==> flow/design.v <==
module ALU (
    input wire [4:0] ALUOp,
    input wire [31:0] A,
    input wire [31:0] B,
    output wire [31:0] Result,
    output wire ALUExp
);
  wire [31:0] add_sub_res;
  wire [31:0] slt_res;
  wire [31:0] sltu_res;
  wire [31:0] and_res;
  wire [31:0] nor_res;
  wire [31:0] or_res;
  wire [31:0] xor_res;
  wire [31:0] sll_res;
  wire [31:0] sr_res;
  wire [31:0] lui_res;
  wire [31:0] mul_res;   
  wire [31:0] andn_res;
  wire [31:0] orn_res;
  wire [63:0] sr64_result;
  wire [63:0] mul64_res;   
  wire [31:0] div_res;   
  wire        add_ovf;
  wire        sub_ovf;
  wire        div_exc;
  wire        add_exc;
  wire        sub_exc;
  wire [31:0] adder_a;
  wire [31:0] adder_b;
  wire        adder_cin;
  wire [31:0] adder_res;
  wire        adder_cout;
  assign adder_a = A;
  assign adder_b = (ALUOp == 5'b00001 | ALUOp == 5'b00010 | ALUOp == 5'b00011) ? ~B : B;
  assign adder_cin = (ALUOp == 5'b00001 | ALUOp == 5'b00010 | ALUOp == 5'b00011) ? 1'b1 : 1'b0;
  assign {adder_cout, adder_res} = adder_a + adder_b + adder_cin;
  assign add_sub_res = adder_res;
  assign add_exc = (adder_a[31] ~^ adder_b[31]) & (adder_a[31] ^ adder_res[31]);
  assign sub_exc = (adder_a[31] ~^ adder_b[31]) & (adder_a[31] ^ adder_res[31]);
  assign add_ovf = add_exc;
  assign sub_ovf = sub_exc;
  assign slt_res = {31'b0, ((A[31] & ~B[31]) | ((A[31] ~^ B[31]) & adder_res[31]))};
  assign sltu_res = {31'b0, ~adder_cout};
  assign and_res = A & B;
  assign or_res = A | B;
  assign andn_res = A & ~B;
  assign orn_res = A | ~B;
  assign nor_res = ~(A | B);
  assign xor_res = A ^ B;
  assign lui_res = B;
  assign sll_res = A << B[4:0];
  assign sr64_result = {{32{(ALUOp == 5'b01010) & A[31]}}, A[31:0]} >> B[4:0];
  assign sr_res = sr64_result[31:0];
  assign mul64_res = A * B;
  assign mul_res = mul64_res[31:0];
  assign div_res = (B == 32'b0) ? 32'b0 : A / B;
  assign div_exc = (B == 32'b0);
  assign Result = ({32{ALUOp == 5'b00000}}   & add_sub_res
                  |{32{ALUOp == 5'b00001}}   & add_sub_res
                  |{32{ALUOp == 5'b00010}}   & slt_res
                  |{32{ALUOp == 5'b00011}}  & sltu_res
                  |{32{ALUOp == 5'b00100}}   & and_res
                  |{32{ALUOp == 5'b00101}}   & nor_res
                  |{32{ALUOp == 5'b00110}}    & or_res
                  |{32{ALUOp == 5'b00111}}   & xor_res
                  |{32{ALUOp == 5'b01000}}   & sll_res
                  |{32{ALUOp == 5'b01001}}   & sr_res
                  |{32{ALUOp == 5'b01010}}   & sr_res
                  |{32{ALUOp == 5'b01011}}   & lui_res
                  |{32{ALUOp == 5'b01100}}  & andn_res
                  |{32{ALUOp == 5'b01101}}   & orn_res
                  |{32{ALUOp == 5'b01110}}   & mul_res
                  |{32{ALUOp == 5'b01111}}   & div_res
                  |{32{ALUOp == 5'b00000}} & 32'b0);
  assign ALUExp = ({1{ALUOp == 5'b00000}}    & add_ovf
                  |{1{ALUOp == 5'b00001}}    & sub_ovf
                  |{1{ALUOp == 5'b01111}}    & div_exc);
endmodule
module alu_unit (
    input  wire        clk,
    input  wire        rst,
    input  wire        in_valid,
    output wire        in_ready,
    input  wire [ 4:0] in_op,
    input  wire [31:0] in_a,
    input  wire [31:0] in_b,
    output reg         out_valid,
    output reg  [31:0] out_result,
    output reg         out_exc
);
  reg        v1;
  reg [ 4:0] op1;
  reg [31:0] a1;
  reg [31:0] b1;
  wire [31:0] alu_res;
  wire        alu_exc;
  assign in_ready = 1'b1;
  ALU u_alu (
      .ALUOp (op1),
      .A     (a1),
      .B     (b1),
      .Result(alu_res),
      .ALUExp(alu_exc)
  );
  always @(posedge clk) begin
    if (rst) begin
      v1        <= 1'b0;
      out_valid <= 1'b0;
    end else begin
      v1        <= in_valid;
      out_valid <= v1;
    end
    op1        <= in_op;
    a1         <= in_a;
    b1         <= in_b;
    out_result <= alu_res;
    out_exc    <= alu_exc;
  end
endmodule
# Step by step through the tools: alu_unit
# Tool output for the design above before and after an edit, in the order of the flow.
# "before" refers to lines of the RTL above, "after" to lines of the edited file.
# "diff": "after" minus "before" as printed here. "change_rel_pct": 100 x difference / "before".
# Operators carry their Yosys type and port widths (W data, S select, Z words).
# Cell names lack the library's common part.
setup:
  top_module: "alu_unit"
  clock_port: "clk"
  library: "sky130hd"
  pvt_corner: "tt_025C_1v80"

# Edit of the RTL
# The edit as a unified diff against the file above.
# The edited RTL no longer does the same as the RTL above: the edit was made by script, with no optimisation intended.
# begin of diff
@@ -18,5 +18,5 @@
   wire [31:0] mul_res;   
   wire [31:0] andn_res;
-  wire [31:0] orn_res;
+  wire [23:0] orn_res;
   wire [63:0] sr64_result;
   wire [63:0] mul64_res;   
# end of diff

# Elaborated design
# Source: Yosys, flattened and elaborated, memories not mapped. Widths are those after wreduce; folded enables and synchronous resets count as part of the registers. Registers that Yosys merges into a memory's read port (data or address) are not register bits. Print and check cells do not count. Equal cells are merged and count once.
word_totals:
  columns: ["element", "before", "after", "diff", "change_rel_pct"]
  rows:
  - ["ff_bits", 104, 104, 0, 0.00]
  - ["in_bits", 72, 72, 0, 0.00]
  - ["output_inout_bits", 35, 35, 0, 0.00]
  - ["elab_cells", 88, 88, 0, 0.00]
op_classes:
  columns: ["element", "before", "after", "diff", "change_rel_pct"]
  rows:
  - ["n_addsub", 2, 2, 0, 0.00]
  - ["multipliers", 1, 1, 0, 0.00]
  - ["n_div", 1, 1, 0, 0.00]
  - ["equal", 15, 15, 0, 0.00]
  - ["shifts", 2, 2, 0, 0.00]
  - ["n_mux", 3, 3, 0, 0.00]
  - ["bitwise", 55, 55, 0, 0.00]
  - ["n_reduce_logical", 2, 2, 0, 0.00]
ops:
  columns: ["cell", "before", "after", "diff", "change_rel_pct"]
  rows:
  - ["$or A32 B32 Y32", 17, 16, -1, -5.88]
  - ["$and A32 B32 Y32", 16, 15, -1, -6.25]
  - ["$and A32 B24 Y32", 0, 1, 1, null]
  - ["$or A24 B24 Y24", 0, 1, 1, null]
  - ["$eq A5 B4 Y1 const B", 8, 8, 0, 0.00]
  - ["$and A1 B1 Y1", 7, 7, 0, 0.00]
  - ["$or A1 B1 Y1", 5, 5, 0, 0.00]
  - ["$eq A5 B3 Y1 const B", 4, 4, 0, 0.00]
  - ["$and A32 B1 Y32", 2, 2, 0, 0.00]
  - ["$eq A5 B2 Y1 const B", 2, 2, 0, 0.00]
  - ["$mux W32", 2, 2, 0, 0.00]
  - ["$not A1 Y1", 2, 2, 0, 0.00]
  - ["$not A32 Y32", 2, 2, 0, 0.00]
  - ["$xnor A1 B1 Y1", 2, 2, 0, 0.00]
  - ["$add A32 B32 Y33", 1, 1, 0, 0.00]
  - ["$add A33 B1 Y33", 1, 1, 0, 0.00]
  - ["$div A32 B32 Y32", 1, 1, 0, 0.00]
  - ["$eq A5 B1 Y1 const B", 1, 1, 0, 0.00]
  - ["$logic_not A32 Y1", 1, 1, 0, 0.00]
  - ["$logic_not A5 Y1", 1, 1, 0, 0.00]
  - ["$mul A32 B32 Y32", 1, 1, 0, 0.00]
  - ["$mux W1", 1, 1, 0, 0.00]
  - ["$shl A32 B5 Y32", 1, 1, 0, 0.00]
  - ["$shr A64 B5 Y32", 1, 1, 0, 0.00]
  - ["$xor A1 B1 Y1", 1, 1, 0, 0.00]
  - ["$xor A32 B32 Y32", 1, 1, 0, 0.00]

# Depth
# Yosys ltp: most cells in a row. Word level: on the elaborated netlist, between registers, memories and ports. Mapped: between sequential cells and ports; inverters and the memories' decode and read muxes count.
logic_depth:
  columns: ["element", "before", "after", "diff", "change_rel_pct"]
  rows:
  - ["word_depth", 23, 23, 0, 0.00]
  - ["ABC_AREA", "0", "0", null, null]
  - ["mapped_depth", 341, 345, 4, 1.17]
  - ["mapped_depth_nobuf", 310, 309, -1, -0.32]

# Mapped cells and area
# Source: synth_stat.txt of the flow (Yosys; design flattened, memories mapped). It holds for the ABC_AREA given above (unset counts as 0); a run with the other value may have another netlist.
mapped:
  columns: ["element", "before", "after", "diff", "change_rel_pct"]
  rows:
  - ["mapped_cells", 7446, 7415, -31, -0.42]
  - ["synth_area_um2", 54767.5, 54803.8, 36.3, 0.07]
  - ["seq_area_um2", 2082.0, 2082.0, 0.0, 0.00]
  - ["ffs", 104, 104, 0, 0.00]
  - ["buf_cells", 342, 339, -3, -0.88]
by_type:
  columns: ["cell_type", "before", "after", "diff", "change_rel_pct"]
  rows:
  - ["o21ai_0", 386, 348, -38, -9.84]
  - ["clkbuf_1", 269, 236, -33, -12.27]
  - ["nor3_1", 171, 139, -32, -18.71]
  - ["mux2_2", 92, 60, -32, -34.78]
  - ["a21oi_1", 489, 516, 27, 5.52]
  - ["buf_2", 7, 32, 25, 357.14]
  - ["or3_1", 83, 65, -18, -21.69]
  - ["o21a_1", 136, 121, -15, -11.03]
  - ["a31oi_1", 86, 100, 14, 16.28]
  - ["inv_1", 657, 669, 12, 1.83]
  - ["a22oi_1", 17, 29, 12, 70.59]
  - ["nor2_1", 698, 709, 11, 1.58]
  - ["a21oi_2", 0, 10, 10, null]
  - ["o211ai_1", 103, 94, -9, -8.74]
  - ["or2_2", 56, 47, -9, -16.07]
  - ["o2111ai_1", 25, 16, -9, -36.00]
  - ["a31o_2", 23, 14, -9, -39.13]
  - ["ha_1", 813, 805, -8, -0.98]
# Not every row of either side is listed.
# The figures by module come from a second, unflattened synthesis with its own total; it is not the netlist above.
unflattened:
  columns: ["element", "before", "after", "diff", "change_rel_pct"]
  rows:
  - ["cells_unflattened", 7432, 7456, 24, 0.32]
  - ["hier_area_um2", 54213.2, 54547.3, 334.1, 0.62]
# Each row is one instance without its submodules.
modules_before:
  columns: ["module", "n_inst", "n_cells", "mod_area_um2"]
  rows:
  - ["ALU", 1, 7324, 52107.5]
  - ["alu_unit", 1, 108, 2105.8]
modules_after:
  columns: ["module", "n_inst", "n_cells", "mod_area_um2"]
  rows:
  - ["ALU", 1, 7348, 52441.5]
  - ["alu_unit", 1, 108, 2105.8]

# Path before layout
# Source: OpenSTA report_checks on the synthesized netlist (no wires, ideal clock, input and output delay 20% of the period each), path of least setup slack; recovery checks are left aside. Register names are those of the netlist, which keeps one name where synthesis merged equal registers.
synth_path:
  columns: ["element", "before", "after", "diff", "change_rel_pct"]
  rows:
  - ["path_type", "reg2reg", "reg2reg", null, null]
  - ["start", "register b1[0]", "register b1[0]", null, null]
  - ["end", "register out_result[0]", "register out_result[0]", null, null]
  - ["clock_period_ns", 64.0, 64.0, 0.0, 0.00]
  - ["t_first_pin_ns", 0.000, 0.000, 0.000, null]
  - ["arrival_ns", 67.936, 67.379, -0.557, -0.82]
  - ["required_ns", 63.872, 63.878, 0.006, 0.01]
  - ["slack_ns", -4.063, -3.501, 0.562, null]
  - ["path_delay_ns", 68.064, 67.501, -0.563, -0.83]
  - ["path_stages", 310, 317, 7, 2.26]
  - ["path_buffers", 44, 45, 1, 2.27]
  - ["period_less_setup_slack_ns", 68.063, 67.501, -0.562, -0.83]
# "path_delay_ns" is the arrival time less input delay plus setup time.
# "path_stages": output pins that drive a net of the path, with the launching flip-flop's if there is one; two outputs of one cell count as two.
# "period_less_setup_slack_ns" is the clock period less the worst setup slack; recovery checks do not enter. This is arithmetic on one report: input and output delays are still those of the set period (20% each).
synth_via_before:
  cell_sequence: "dfxtp_1 -> clkbuf_1 -> inv_1 -> clkbuf_1 -> buf_1 -> ha_1 -> nor4b_1 -> and3_1 -> a31oi_1 -> nor2_1 -> ha_1 -> o21a_1 -> o21ai_0 -> nor4_1 -> mux2i_1 -> ha_1 -> o21ai_0 -> a211oi_1 -> (+274 left out) -> clkbuf_1 -> nand2_1 -> o21ai_0 -> ha_1 -> a21boi_0 -> o21a_1 -> o21a_1 -> o21a_1 -> o21ai_0 -> nand2b_1 -> a21oi_1 -> nor2b_1 -> o21ai_0 -> a21oi_1 -> nor2_1 -> o21ai_0 -> a21oi_1 -> o211ai_1"
  cells_between: 50
synth_lines_before:
  columns: ["element", "line", "text"]
  rows:
  - ["start, declared", 95, "reg [31:0] b1;"]
  - ["start, assigned", 116, "b1         <= in_b;"]
  - ["end, assigned", 117, "out_result <= alu_res;"]
  - ["end, declared", 89, "output reg  [31:0] out_result,"]
# before: Chain of elaborated cells between the ends: none given.
synth_via_after:
  cell_sequence: "dfxtp_1 -> clkbuf_1 -> inv_1 -> clkbuf_1 -> buf_1 -> ha_1 -> o21ai_0 -> o21ai_0 -> o31ai_1 -> ha_1 -> or3b_2 -> or3_1 -> a41oi_1 -> nand2_1 -> inv_1 -> ha_1 -> a21oi_1 -> a21o_1 -> (+281 left out) -> clkbuf_1 -> nand2_1 -> o21ai_0 -> ha_1 -> a21boi_0 -> o21a_1 -> o21a_1 -> o21a_1 -> o21a_1 -> o21a_1 -> o21ai_0 -> nand2b_1 -> a21oi_1 -> o21ai_0 -> a31oi_1 -> o21ai_0 -> a21o_1 -> a311o_1"
  cells_between: 50
synth_lines_after:
  columns: ["element", "line", "text"]
  rows:
  - ["start, declared", 95, "reg [31:0] b1;"]
  - ["start, assigned", 116, "b1         <= in_b;"]
  - ["end, assigned", 117, "out_result <= alu_res;"]
  - ["end, declared", 89, "output reg  [31:0] out_result,"]
# after: Chain of elaborated cells between the ends: none given.

# Path in the finished layout
# From the final timing report of each run of pair A: the path of least setup slack in the routed layout; clock arrival at registers is part of the times.
layout_path:
  columns: ["element", "before", "after", "diff", "change_rel_pct"]
  rows:
  - ["path_type", "reg2reg", "reg2reg", null, null]
  - ["start", "register b1[17]", "register b1[20]", null, null]
  - ["end", "register out_result[0]", "register out_result[0]", null, null]
  - ["clock_period_ns", 64.0, 64.0, 0.0, 0.00]
  - ["t_first_pin_ns", 0.39, 0.40, 0.01, 2.56]
  - ["arrival_ns", 62.28, 62.68, 0.40, 0.64]
  - ["required_ns", 64.28, 64.31, 0.03, 0.05]
  - ["slack_ns", 2.01, 1.63, -0.38, null]
  - ["path_stages", 304, 307, 3, 0.99]
  - ["path_buffers", 36, 38, 2, 5.56]
layout_via_before:
  cell_sequence: "dfxtp_2 -> nor4_4 -> buf_4 -> nand3_1 -> nor3_2 -> nor2_1 -> ha_1 -> o21a_1 -> o21ai_2 -> nor4_4 -> mux2i_2 -> ha_1 -> o21a_1 -> or3_1 -> and2_1 -> mux2_2 -> ha_1 -> or3_4 -> (+268 left out) -> a21o_1 -> nand2_2 -> buf_6 -> buf_12 -> buf_4 -> mux2_2 -> ha_1 -> o21a_1 -> o21ai_1 -> nand2b_1 -> a21oi_1 -> nor2b_1 -> o21ai_0 -> a21oi_1 -> nor2_2 -> o21ai_2 -> a21oi_2 -> o211ai_1"
  cells_between: 27
layout_lines_before:
  columns: ["element", "line", "text"]
  rows:
  - ["start, declared", 95, "reg [31:0] b1;"]
  - ["start, assigned", 116, "b1         <= in_b;"]
  - ["end, assigned", 117, "out_result <= alu_res;"]
  - ["end, declared", 89, "output reg  [31:0] out_result,"]
# before: Chain of elaborated cells between the ends: none given.
layout_via_after:
  cell_sequence: "dfxtp_1 -> nor4_4 -> and4_1 -> nand3_2 -> o31ai_2 -> ha_1 -> or3b_2 -> o32ai_2 -> a41oi_1 -> a41oi_2 -> nand2_1 -> inv_1 -> ha_4 -> a21oi_2 -> a21o_1 -> nor2_4 -> nor2_1 -> a21oi_2 -> (+271 left out) -> a21o_1 -> buf_4 -> buf_4 -> o21ai_0 -> ha_1 -> o21a_1 -> o21a_1 -> o21a_1 -> o21a_1 -> o21a_1 -> o21ai_0 -> nand2b_1 -> a21oi_1 -> o21ai_0 -> a31oi_1 -> o21ai_2 -> a21o_1 -> a311o_1"
  cells_between: 27
layout_lines_after:
  columns: ["element", "line", "text"]
  rows:
  - ["start, declared", 95, "reg [31:0] b1;"]
  - ["start, assigned", 116, "b1         <= in_b;"]
  - ["end, assigned", 117, "out_result <= alu_res;"]
  - ["end, declared", 89, "output reg  [31:0] out_result,"]
# after: Chain of elaborated cells between the ends: none given.

# Measured runs
# Both versions went through the flow (Yosys, OpenROAD) with the same settings in each pair. Constraints: input delay and output delay 20% of the set period each, output load 0.01 pF.
settings_pair_A:
  CORE_UTILIZATION: 40
  PLACE_DENSITY: 0.6
  period_ns: 64.0
  CAP_MARGIN: 20
  CORE_MARGIN: 2
  SLEW_MARGIN: 20
measured_pair_A:
  columns: ["element", "before", "after", "diff", "change_rel_pct"]
  rows:
  - ["yosys_chip_area_um2", 54767.5, 54803.8, 36.3, 0.07]
  - ["dieArea_um2", 139895.0, 139984.0, 89.0, 0.06]
  - ["stdcell_area_um2", 71972.8, 71995.3, 22.5, 0.03]
  - ["util_pct", 53.1, 53.0, -0.1, null]
  - ["setup_worst_slack_ns", 2.006, 1.627, -0.379, null]
  - ["tns_ns", 0.000, 0.000, 0.000, null]
  - ["worst_hold_slack_ns", 0.447, 0.451, 0.004, null]
  - ["power.total_uw", 3080, 2952, -128, -4.16]
  - ["clock_period_reached_ns", 61.994, 62.373, 0.379, 0.61]
settings_pair_B:
  ABC_AREA: 1
  CAP_MARGIN: 40
  CORE_MARGIN: 9
  CORE_UTILIZATION: 15
  CTS_CLUSTER_DIAMETER: 253
  MIN_ROUTING_LAYER: "met1"
  SLEW_MARGIN: 0
  TNS_END_PERCENT: 75
  period_ns: 39.2
measured_pair_B:
  columns: ["element", "before", "after", "diff", "change_rel_pct"]
  rows:
  - ["yosys_chip_area_um2", 56040.0, 55597.1, -442.9, -0.79]
  - ["dieArea_um2", 395930.0, 392885.0, -3045.0, -0.77]
  - ["stdcell_area_um2", 89370.7, 86498.0, -2872.7, -3.21]
  - ["util_pct", 24.0, 23.4, -0.6, null]
  - ["setup_worst_slack_ns", -22.126, -21.998, 0.128, null]
  - ["tns_ns", -110.888, -109.875, 1.013, null]
  - ["worst_hold_slack_ns", 0.408, 0.408, 0.000, null]
  - ["power.total_uw", 3749, 3913, 164, 4.37]
  - ["clock_period_reached_ns", 61.326, 61.198, -0.128, -0.21]
# "clock_period_reached_ns" is the run's clock period less its worst setup slack. It is reckoned from that one timing run; input and output delays stay at 20% of the period that was set.
# "power.total_uw" rests on the timing tool's default activity at the inputs, not on a simulated workload.
